==> flow/design.v <==
module cla32(input [31:0]a, input [31:0]b,output [32:0]out);
wire [1:0]w[0:32], L1[0:31], L2[0:31], L3[0:31], L4[0:31],L5[0:31];
wire L6[31:0];
genvar q;
generate    for(q=0; q<=31; q=q+1) begin
                  current_status s(.a(a[q]),.b(b[q]),.t(w[q+1]));
            end
endgenerate
assign w[0] = 0;
generate    for(q=0;q<=30;q=q+1) begin
                  look_ahead l(.s(w[31-q]),.f(w[30-q]),.o(L1[q]));
            end
endgenerate
assign L1[31] = w[0];
generate    for(q=0;q<=29;q=q+1) begin
                  look_ahead l(.s(L1[q]),.f(L1[q+2]),.o(L2[q]));
            end
endgenerate
assign L2[30] = L1[30];
assign L2[31] = L1[31];
generate    for(q=0;q<=27;q=q+1) begin
                  look_ahead l(.s(L2[q]),.f(L2[q+4]),.o(L3[q]));
            end
endgenerate
assign {L3[28], L3[29], L3[30], L3[31]} = {L2[28], L2[29], L2[30], L2[31]};
generate    for(q=0;q<=23;q=q+1) begin
                  look_ahead l(.s(L3[q]),.f(L3[q+8]),.o(L4[q]));
            end
endgenerate
generate    for(q=24;q<=31;q=q+1) begin
                  assign L4[q] = L3[q];
            end
endgenerate
generate    for(q=0;q<=15;q=q+1) begin
                  look_ahead l(.s(L4[q]),.f(L4[q+16]),.o(L5[q]));
            end
endgenerate
generate    for(q=16;q<=31;q=q+1) begin
                  assign L5[q] = L4[q];
            end
endgenerate
generate    for(q=0;q<=31;q=q+1) begin
                  assign L6[q] = a[q] ^ b[q] ^ L5[31-q][0];
            end
endgenerate
generate    for(q=0;q<=31;q=q+1) begin
                  assign out[q] = L6[q];
            end
            assign out[32] = w[0];
endgenerate
endmodule
module current_status(input a,input b,output [1:0]t);
      assign {t[0],t[1]} = {a || b , a && b};
endmodule
module look_ahead(input [1:0]s, input [1:0]f,output [1:0]o);
      assign o[1] = (s[1] & s[0] & !f[1]) | (s[0] & f[1] & f[0]);
      assign o[0] = (s[1] & s[0] & !f[1] & !f[0]) | (f[0] & s[0]);
endmodule
module wallace_mul(input [15:0] a, input [15:0] b, output [32:0] out, input clk);
wire [30:0] m[0:15];
reg [30:0] m15_1,m15_2,m15_3;
reg [30:0] u[14:0];
reg [31:0] v[14:0];
reg [31:0] v10_1,v12_2,v12_1;
reg [31:0] temp;
reg [31:0] temp_v;
genvar q,k,i,j;
assign m[0] = b[0] == 0 ? 31'b0 : {15'b0,a};
assign m[1] = b[1] == 0 ? 31'b0 : {14'b0,a,1'b0};
assign m[2] = b[2] == 0 ? 31'b0 : {13'b0,a,2'b0};
assign m[3] = b[3] == 0 ? 31'b0 : {12'b0,a,3'b0};
assign m[4] = b[4] == 0 ? 31'b0 : {11'b0,a,4'b0};
assign m[5] = b[5] == 0 ? 31'b0 : {10'b0,a,5'b0};
assign m[6] = b[6] == 0 ? 31'b0 : {9'b0,a,6'b0};
assign m[7] = b[7] == 0 ? 31'b0 : {8'b0,a,7'b0};
assign m[8] = b[8] == 0 ? 31'b0 : {7'b0,a,8'b0};
assign m[9] = b[9] == 0 ? 31'b0 : {6'b0,a,9'b0};
assign m[10] = b[10] == 0 ? 31'b0 : {5'b0,a,10'b0};
assign m[11] = b[11] == 0 ? 31'b0 : {4'b0,a,11'b0};
assign m[12] = b[12] == 0 ? 31'b0 : {3'b0,a,12'b0};
assign m[13] = b[13] == 0 ? 31'b0 : {2'b0,a,13'b0};
assign m[14] = b[14] == 0 ? 31'b0 : {1'b0,a,14'b0};
assign m[15] = b[15] == 0 ? 31'b0 : {a,15'b0};
generate    for(q=0; q<=14; q=q+1) begin
                  always @ ( posedge clk )
                        v[q][0] <= 0;
            end
endgenerate
generate    for(k=0; k<=12; k=k+3) begin
                  for(q=0; q<=30; q=q+1) begin
                  always @ ( posedge clk ) begin
                        u[k][q] <= m[k][q] ^ m[k+1][q] ^ m[k+2][q];
                        v[k][q+1] <= m[k][q] && m[k+1][q] || m[k+2][q] && ( m[k][q] || m[k+1][q] );
                  end
                  end
            end
            always @ ( posedge clk )
                  m15_1 <= m[15];
            for(q=0; q<=30; q=q+1) begin
            always @ ( posedge clk ) begin
                        u[1][q] <= u[0][q] ^ v[0][q] ^ u[3][q];
                        v[1][q+1] <= u[0][q] && v[0][q] || u[3][q] && ( u[0][q] || v[0][q] );
            end
            end
            for(q=0; q<=30; q=q+1) begin
            always @ ( posedge clk ) begin
                        u[2][q] <= u[6][q] ^ v[6][q] ^ v[3][q];
                        v[2][q+1] <= u[6][q] && v[6][q] || v[3][q] && ( u[6][q] || v[6][q] );
            end
            end
            for(q=0; q<=30; q=q+1) begin
            always @ ( posedge clk ) begin
                  u[4][q] <= u[9][q] ^ v[9][q] ^ u[12][q];
                  v[4][q+1] <= u[9][q] && v[9][q] || u[12][q] && ( u[9][q] || v[9][q] );
            end
            end
            always @ ( posedge clk ) begin
                  m15_2 <= m15_1;
                  v12_1 <= v[12];
            end
            for(q=0; q<=30; q=q+1) begin
            always @ ( posedge clk ) begin
                  u[5][q] <= u[1][q] ^ v[1][q] ^ u[2][q];
                  v[5][q+1] <= u[1][q] && v[1][q] || u[2][q] && ( u[1][q] || v[1][q] );
            end
            end
            for(q=0; q<=30; q=q+1) begin
            always @ ( posedge clk ) begin
                  u[7][q] <= u[4][q] ^ v[4][q] ^ v[2][q];
                  v[7][q+1] <= u[4][q] && v[4][q] || v[2][q] && ( u[4][q] || v[4][q] );
            end
            end
            always @ ( posedge clk ) begin
                  m15_3 <= m15_2;
                  v12_2 <= v12_1;
            end
            for(q=0; q<=30; q=q+1) begin
            always @ ( posedge clk ) begin
                  u[8][q] <= u[5][q] ^ v[5][q] ^ u[7][q];
                  v[8][q+1] <= u[5][q] && v[5][q] || u[7][q] && ( u[5][q] || v[5][q] );
            end
            end
            for(q=0; q<=30; q=q+1) begin
            always @ ( posedge clk ) begin
                  u[10][q] <= m15_3[q] ^ v12_2[q] ^ v[7][q];
                  v[10][q+1] <= m15_3[q] && v12_2[q] || v[7][q] && ( m15_3[q] || v12_2[q] );
            end
            end
            for(q=0; q<=30; q=q+1) begin
            always @ ( posedge clk ) begin
                  u[11][q] <= u[8][q] ^ v[8][q] ^ u[10][q];
                  v[11][q+1] <= u[8][q] && v[8][q] || u[10][q] && ( u[8][q] || v[8][q] );
            end
            end
            always @ ( posedge clk )
                  v10_1 <= v[10];
            for(q=0; q<=30; q=q+1) begin
            always @ ( posedge clk ) begin
                  u[13][q] <= u[11][q] ^ v[11][q] ^ v10_1[q];
                  v[13][q+1] <= u[11][q] && v[11][q] || v10_1[q] && ( u[11][q] || v[11][q] );
            end
            end
endgenerate
always @ ( posedge clk ) begin
      temp <= {1'b0,u[13]};
      temp_v <= v[13];
end
cla32 object(.a(temp),.b(temp_v),.out(out));
endmodule
# --- Tool chain data of wallace_mul ---
# Tool output for the design above before and after an edit, in the order of the flow.
# Lines under "orig" count in the file above, lines under "edited" in the edited file.
# "delta": "edited" minus "orig" as printed here.
# Operators: Yosys type, input widths -> output width; for muxes data width and select width s.
# Cell names lack the library's common part.
inputs:
  top: "wallace_mul"
  clk_port: "clk"
  lib: "sky130hd"
  corner: "tt_025C_1v80"

# --- Edit of the RTL ---
# The edit as a unified diff against the file above.
# The edited RTL no longer does the same as the RTL above: the edit was made by script, with no optimisation intended.
# begin of diff
@@ -133,6 +133,6 @@
             always @ ( posedge clk ) begin
                   m15_3 <= m15_2;
-                  v12_2 <= v12_1;
             end
+            always @(*) v12_2 = v12_1;
             for(q=0; q<=30; q=q+1) begin
             always @ ( posedge clk ) begin
# end of diff

# --- Word-level counts ---
# Yosys after proc, flatten, opt, wreduce and memory -nomap, before mapping. Enables and synchronous resets that opt folds into registers are not counted as muxes. Print and check cells are not counted.
classes:
  columns: ["item", "orig", "edited", "delta"]
  rows:
  - ["logic", 1797, 1797, 0]
  - ["reduce_and_logical", 1913, 1913, 0]
  - ["n_mux", 15, 15, 0]
# Unchanged operator kinds not shown: 28.
word_totals:
  columns: ["item", "orig", "edited", "delta"]
  rows:
  - ["register_bits", 1094, 1064, -30]
  - ["inputBits", 33, 33, 0]

# --- Longest topological paths ---
# Yosys ltp: most cells in a row. Word level: on the elaborated netlist, between registers, memories and ports. Mapped: between sequential cells and ports; inverters and the memories' decode and read muxes count.
depth:
  columns: ["item", "orig", "edited", "delta"]
  rows:
  - ["word_depth", 22, 22, 0]
  - ["ABC_AREA", "0", "0", null]
  - ["depth_mapped", 11, 10, -1]

# --- After synthesis ---
# The flow's flattened synthesis, as Yosys stat reports it; memories are mapped. The netlist is that of the ABC_AREA named above (0 if unset); the other value can give another one.
by_type:
  columns: ["cell", "orig", "edited", "delta"]
  rows:
  - ["nand2b_1", 29, 7, -22]
  - ["dfxtp_1", 716, 700, -16]
  - ["nand3_1", 12, 2, -10]
  - ["nand2_1", 8, 17, 9]
  - ["o21ai_1", 5, 12, 7]
  - ["o21ai_0", 16, 22, 6]
  - ["a21o_1", 9, 15, 6]
  - ["xor2_1", 9, 15, 6]
  - ["o22ai_1", 6, 0, -6]
  - ["xnor2_1", 14, 9, -5]
  - ["a21oi_1", 28, 24, -4]
  - ["a211oi_1", 8, 4, -4]
  - ["or2_2", 5, 1, -4]
  - ["and2_1", 261, 258, -3]
  - ["clkbuf_1", 35, 32, -3]
  - ["o211ai_1", 5, 2, -3]
  - ["nand4_1", 4, 1, -3]
  - ["or2_1", 1, 4, 3]
# Unchanged cell types not shown: 15.
# Not every row of either side is listed.
synth_totals:
  columns: ["item", "orig", "edited", "delta"]
  rows:
  - ["stdcells", 1714, 1665, -49]
  - ["mapped_area_um2", 23968.0, 23420.0, -548.0]
  - ["sequential_area_um2", 14333.7, 14013.4, -320.3]
  - ["flip_flops", 716, 700, -16]
# By module: a second synthesis without flattening, with its own total; a netlist apart from the flattened one above.
unflattened:
  columns: ["item", "orig", "edited", "delta"]
  rows:
  - ["cells_unflattened", 1902, 1886, -16]
  - ["area_unflattened_um2", 26185.1, 26030.0, -155.1]
# Rows give one instance, submodules left out.
by_module_orig:
  columns: ["module", "n_inst", "n_cells", "area_um2"]
  rows:
  - ["wallace_mul", 1, 1258, 20887.5]
  - ["look_ahead", 129, 4, 30.0]
  - ["cla32", 1, 66, 997.2]
  - ["current_status", 31, 2, 13.8]
by_module_edited:
  columns: ["module", "n_inst", "n_cells", "area_um2"]
  rows:
  - ["wallace_mul", 1, 1242, 20732.4]
  - ["look_ahead", 129, 4, 30.0]
  - ["cla32", 1, 66, 997.2]
  - ["current_status", 31, 2, 13.8]

# --- Timing after synthesis ---
# Path of least setup slack by OpenSTA after synthesis, without wires, with an ideal clock, recovery checks aside; 20% of the period is set as input and as output delay. Where synthesis merged equal registers, the netlist keeps one of their names.
synth_timing:
  columns: ["item", "orig", "edited", "delta"]
  rows:
  - ["kind", "register to output", "register to output", null]
  - ["start", "register temp[11]", "register temp[15]", null]
  - ["end", "output out[25]", "output out[28]", null]
  - ["path_slack_ps", 1343, 1448, 105]
  - ["arrival_ps", 2177, 2072, -105]
  - ["n_path_buf", 2, 1, -1]
  - ["period_ps", 4400, 4400, 0]
  - ["path_stages", 12, 11, -1]
  - ["t_required_ps", 3520, 3520, 0]
  - ["delay_ps", 2177, 2072, -105]
  - ["synth_period_reached_ps", 3057, 2952, -105]
# "delay_ps" = arrival - input delay + setup time.
# A path that ends at an output port has no setup time.
# "path_stages" counts driving pins, that of a launching flip-flop among them; a cell with two outputs on the path counts twice.
# "synth_period_reached_ps" = period - worst setup slack (recovery checks aside). The figure is calculated, with input and output delays left at 20% of the set period.
# The rows between start and end are the longest chain of elaborated cells between them; the timing report does not say that the signal goes this way. Where chains are equally long, one stands for them.
# A line is the first line of the expression or statement that the cell stems from. Yosys adds cells for indexed reads and writes and turns some case tables into memories.
synth_between_orig:
  cell_sequence: "dfxtp_1 inv_1 ha_1 buf_6 or2_0 a221o_1 a221oi_4 nor2_1 a311oi_1 o21ai_1 xnor2_1 buf_4"
  elab_chain_cells: 20
synth_lines_orig:
  columns: ["item", "line_no", "text"]
  rows:
  - ["from (assign)", 165, "temp <= {1'b0,u[13]};"]
  - ["$logic_and 1x1->1", 53, "assign {t[0],t[1]} = {a || b , a && b};"]
  - ["$logic_not 1->1", 57, "assign o[0] = (s[1] & s[0] & !f[1] & !f[0]) | (f[0] & s[0]);"]
  - ["$and 1x1->1 x2", 57, null]
  - ["$or 1x1->1", 57, null]
  - ["$and 1x1->1 x2", 56, "assign o[1] = (s[1] & s[0] & !f[1]) | (s[0] & f[1] & f[0]);"]
  - ["$or 1x1->1", 56, null]
  - ["$logic_not 1->1", 56, null]
  - ["$and 1x1->1", 56, null]
  - ["$or 1x1->1", 56, null]
  - ["$logic_not 1->1", 57, null]
  - ["$and 1x1->1 x2", 57, null]
  - ["$or 1x1->1", 57, null]
  - ["$and 1x1->1 x3", 57, null]
  - ["$or 1x1->1", 57, null]
  - ["$xor 1x1->1", 43, "assign L6[q] = a[q] ^ b[q] ^ L5[31-q][0];"]
  - ["to (decl)", 59, "module wallace_mul(input [15:0] a, input [15:0] b, output [32:0] out, input clk);"]
# Some nets on the timed path still bear RTL names; the line given drives or declares the net.
synth_named_nets_orig:
  columns: ["signal", "line_no"]
  rows:
  - ["object.L6[25][0]", 43]
synth_between_edited:
  cell_sequence: "dfxtp_1 inv_1 ha_1 or3b_1 nand2_1 a21oi_1 a311oi_2 o211ai_2 a221oi_2 xor2_1 buf_4"
  elab_chain_cells: 20
synth_lines_edited:
  columns: ["item", "line_no", "text"]
  rows:
  - ["from (assign)", 165, "temp <= {1'b0,u[13]};"]
  - ["$logic_and 1x1->1", 53, "assign {t[0],t[1]} = {a || b , a && b};"]
  - ["$and 1x1->1 x3", 57, "assign o[0] = (s[1] & s[0] & !f[1] & !f[0]) | (f[0] & s[0]);"]
  - ["$or 1x1->1", 57, null]
  - ["$and 1x1->1 x2", 56, "assign o[1] = (s[1] & s[0] & !f[1]) | (s[0] & f[1] & f[0]);"]
  - ["$or 1x1->1", 56, null]
  - ["$logic_not 1->1", 56, null]
  - ["$and 1x1->1", 56, null]
  - ["$or 1x1->1", 56, null]
  - ["$logic_not 1->1", 57, null]
  - ["$and 1x1->1 x2", 57, null]
  - ["$or 1x1->1", 57, null]
  - ["$and 1x1->1 x3", 57, null]
  - ["$or 1x1->1", 57, null]
  - ["$xor 1x1->1", 43, "assign L6[q] = a[q] ^ b[q] ^ L5[31-q][0];"]
  - ["to (decl)", 59, "module wallace_mul(input [15:0] a, input [15:0] b, output [32:0] out, input clk);"]
synth_named_nets_edited:
  columns: ["signal", "line_no"]
  rows:
  - ["object.L6[28][0]", 43]

# --- Path in the finished layout ---
# Path of least setup slack in the final report of the runs of set A (OpenROAD, finished layout, wires in). Where an end is a register, its clock arrival counts in the times.
# The report prints the path's times to 10 ps; the period is as set.
layout_timing:
  columns: ["item", "orig", "edited", "delta"]
  rows:
  - ["kind", "register to output", "register to output", null]
  - ["start", "register temp[17]", "register temp[8]", null]
  - ["end", "output out[19]", "output out[30]", null]
  - ["n_path_buf", 1, 1, 0]
  - ["path_stages", 10, 11, 1]
  - ["t_required_ps", 3400, 3400, 0]
  - ["arrival_ps", 3190, 3240, 50]
  - ["period_ps", 4250, 4250, 0]
  - ["path_slack_ps", 210, 160, -50]
# The rows between start and end are the longest chain of elaborated cells between them; the timing report does not say that the signal goes this way. Where chains are equally long, one stands for them.
layout_between_orig:
  cell_sequence: "dfxtp_1 inv_1 ha_1 and3b_1 nor2_1 nor2_1 a21bo_4 a31oi_1 xnor2_1 clkdlybuf4s50_1"
  elab_chain_cells: 22
layout_lines_orig:
  columns: ["item", "line_no", "text"]
  rows:
  - ["from (assign)", 165, "temp <= {1'b0,u[13]};"]
  - ["$logic_and 1x1->1", 53, "assign {t[0],t[1]} = {a || b , a && b};"]
  - ["$logic_not 1->1", 57, "assign o[0] = (s[1] & s[0] & !f[1] & !f[0]) | (f[0] & s[0]);"]
  - ["$and 1x1->1 x2", 57, null]
  - ["$or 1x1->1", 57, null]
  - ["$and 1x1->1 x3", 57, null]
  - ["$or 1x1->1", 57, null]
  - ["$and 1x1->1 x3", 57, null]
  - ["$or 1x1->1", 57, null]
  - ["$and 1x1->1 x3", 57, null]
  - ["$or 1x1->1", 57, null]
  - ["$and 1x1->1 x3", 57, null]
  - ["$or 1x1->1", 57, null]
  - ["$xor 1x1->1", 43, "assign L6[q] = a[q] ^ b[q] ^ L5[31-q][0];"]
  - ["to (decl)", 59, "module wallace_mul(input [15:0] a, input [15:0] b, output [32:0] out, input clk);"]
layout_between_edited:
  cell_sequence: "dfxtp_1 inv_1 ha_1 o21bai_1 a221oi_2 o2111ai_2 a31oi_4 nand2_2 a31oi_1 xor2_1 clkdlybuf4s50_1"
  elab_chain_cells: 20
layout_lines_edited:
  columns: ["item", "line_no", "text"]
  rows:
  - ["from (assign)", 165, "temp <= {1'b0,u[13]};"]
  - ["$logic_and 1x1->1", 53, "assign {t[0],t[1]} = {a || b , a && b};"]
  - ["$logic_not 1->1", 57, "assign o[0] = (s[1] & s[0] & !f[1] & !f[0]) | (f[0] & s[0]);"]
  - ["$and 1x1->1 x2", 57, null]
  - ["$or 1x1->1", 57, null]
  - ["$and 1x1->1 x2", 56, "assign o[1] = (s[1] & s[0] & !f[1]) | (s[0] & f[1] & f[0]);"]
  - ["$or 1x1->1", 56, null]
  - ["$logic_not 1->1", 57, null]
  - ["$and 1x1->1 x2", 57, null]
  - ["$or 1x1->1", 57, null]
  - ["$and 1x1->1 x2", 56, null]
  - ["$or 1x1->1", 56, null]
  - ["$logic_not 1->1", 57, null]
  - ["$and 1x1->1 x2", 57, null]
  - ["$or 1x1->1", 57, null]
  - ["$xor 1x1->1", 43, "assign L6[q] = a[q] ^ b[q] ^ L5[31-q][0];"]
  - ["to (decl)", 59, "module wallace_mul(input [15:0] a, input [15:0] b, output [32:0] out, input clk);"]

# --- Measured runs ---
# Both versions went through the flow (Yosys, OpenROAD) with the same settings in each pair. Constraints: input delay and output delay 20% of the set period each, output load 0.01 pF.
flow_settings_set_A:
  CORE_UTILIZATION: 40
  PLACE_DENSITY: 0.6
  period_ns: 4.25
  CAP_MARGIN: 20
  CORE_MARGIN: 2
  SLEW_MARGIN: 20
measured_set_A:
  columns: ["item", "orig", "edited", "delta"]
  rows:
  - ["die_footprint_um2", 61894.0, 60501.2, -1392.8]
  - ["fin_util_pct", 47.1, 46.9, -0.2]
  - ["synthesis_area_um2", 23968.0, 23420.0, -548.0]
  - ["ws_setup_ps", 211, 162, -49]
  - ["clock_period_reached_ps", 4039, 4088, 49]
  - ["worst_hold_slack_ps", 319, 324, 5]
flow_settings_set_B:
  CORE_ASPECT_RATIO: 0.73
  CORE_UTILIZATION: 28
  GPL_ROUTABILITY_DRIVEN: 0
  GPL_TIMING_DRIVEN: 1
  MIN_ROUTING_LAYER: "met1"
  PLACE_DENSITY_LB_ADDON: 0.19
  SETUP_SLACK_MARGIN: 1.34
  SLEW_MARGIN: 25
  period_ns: 4.55
  CAP_MARGIN: 20
  CORE_MARGIN: 2
measured_set_B:
  columns: ["item", "orig", "edited", "delta"]
  rows:
  - ["die_footprint_um2", 87984.6, 86000.5, -1984.1]
  - ["fin_util_pct", 34.9, 34.7, -0.2]
  - ["synthesis_area_um2", 23968.0, 23420.0, -548.0]
  - ["ws_setup_ps", 688, 679, -9]
  - ["clock_period_reached_ps", 3862, 3871, 9]
  - ["worst_hold_slack_ps", 319, 311, -8]
# "clock_period_reached_ps" means the clock period less the worst setup slack. The figure is calculated, with input and output delays left at 20% of the set period.
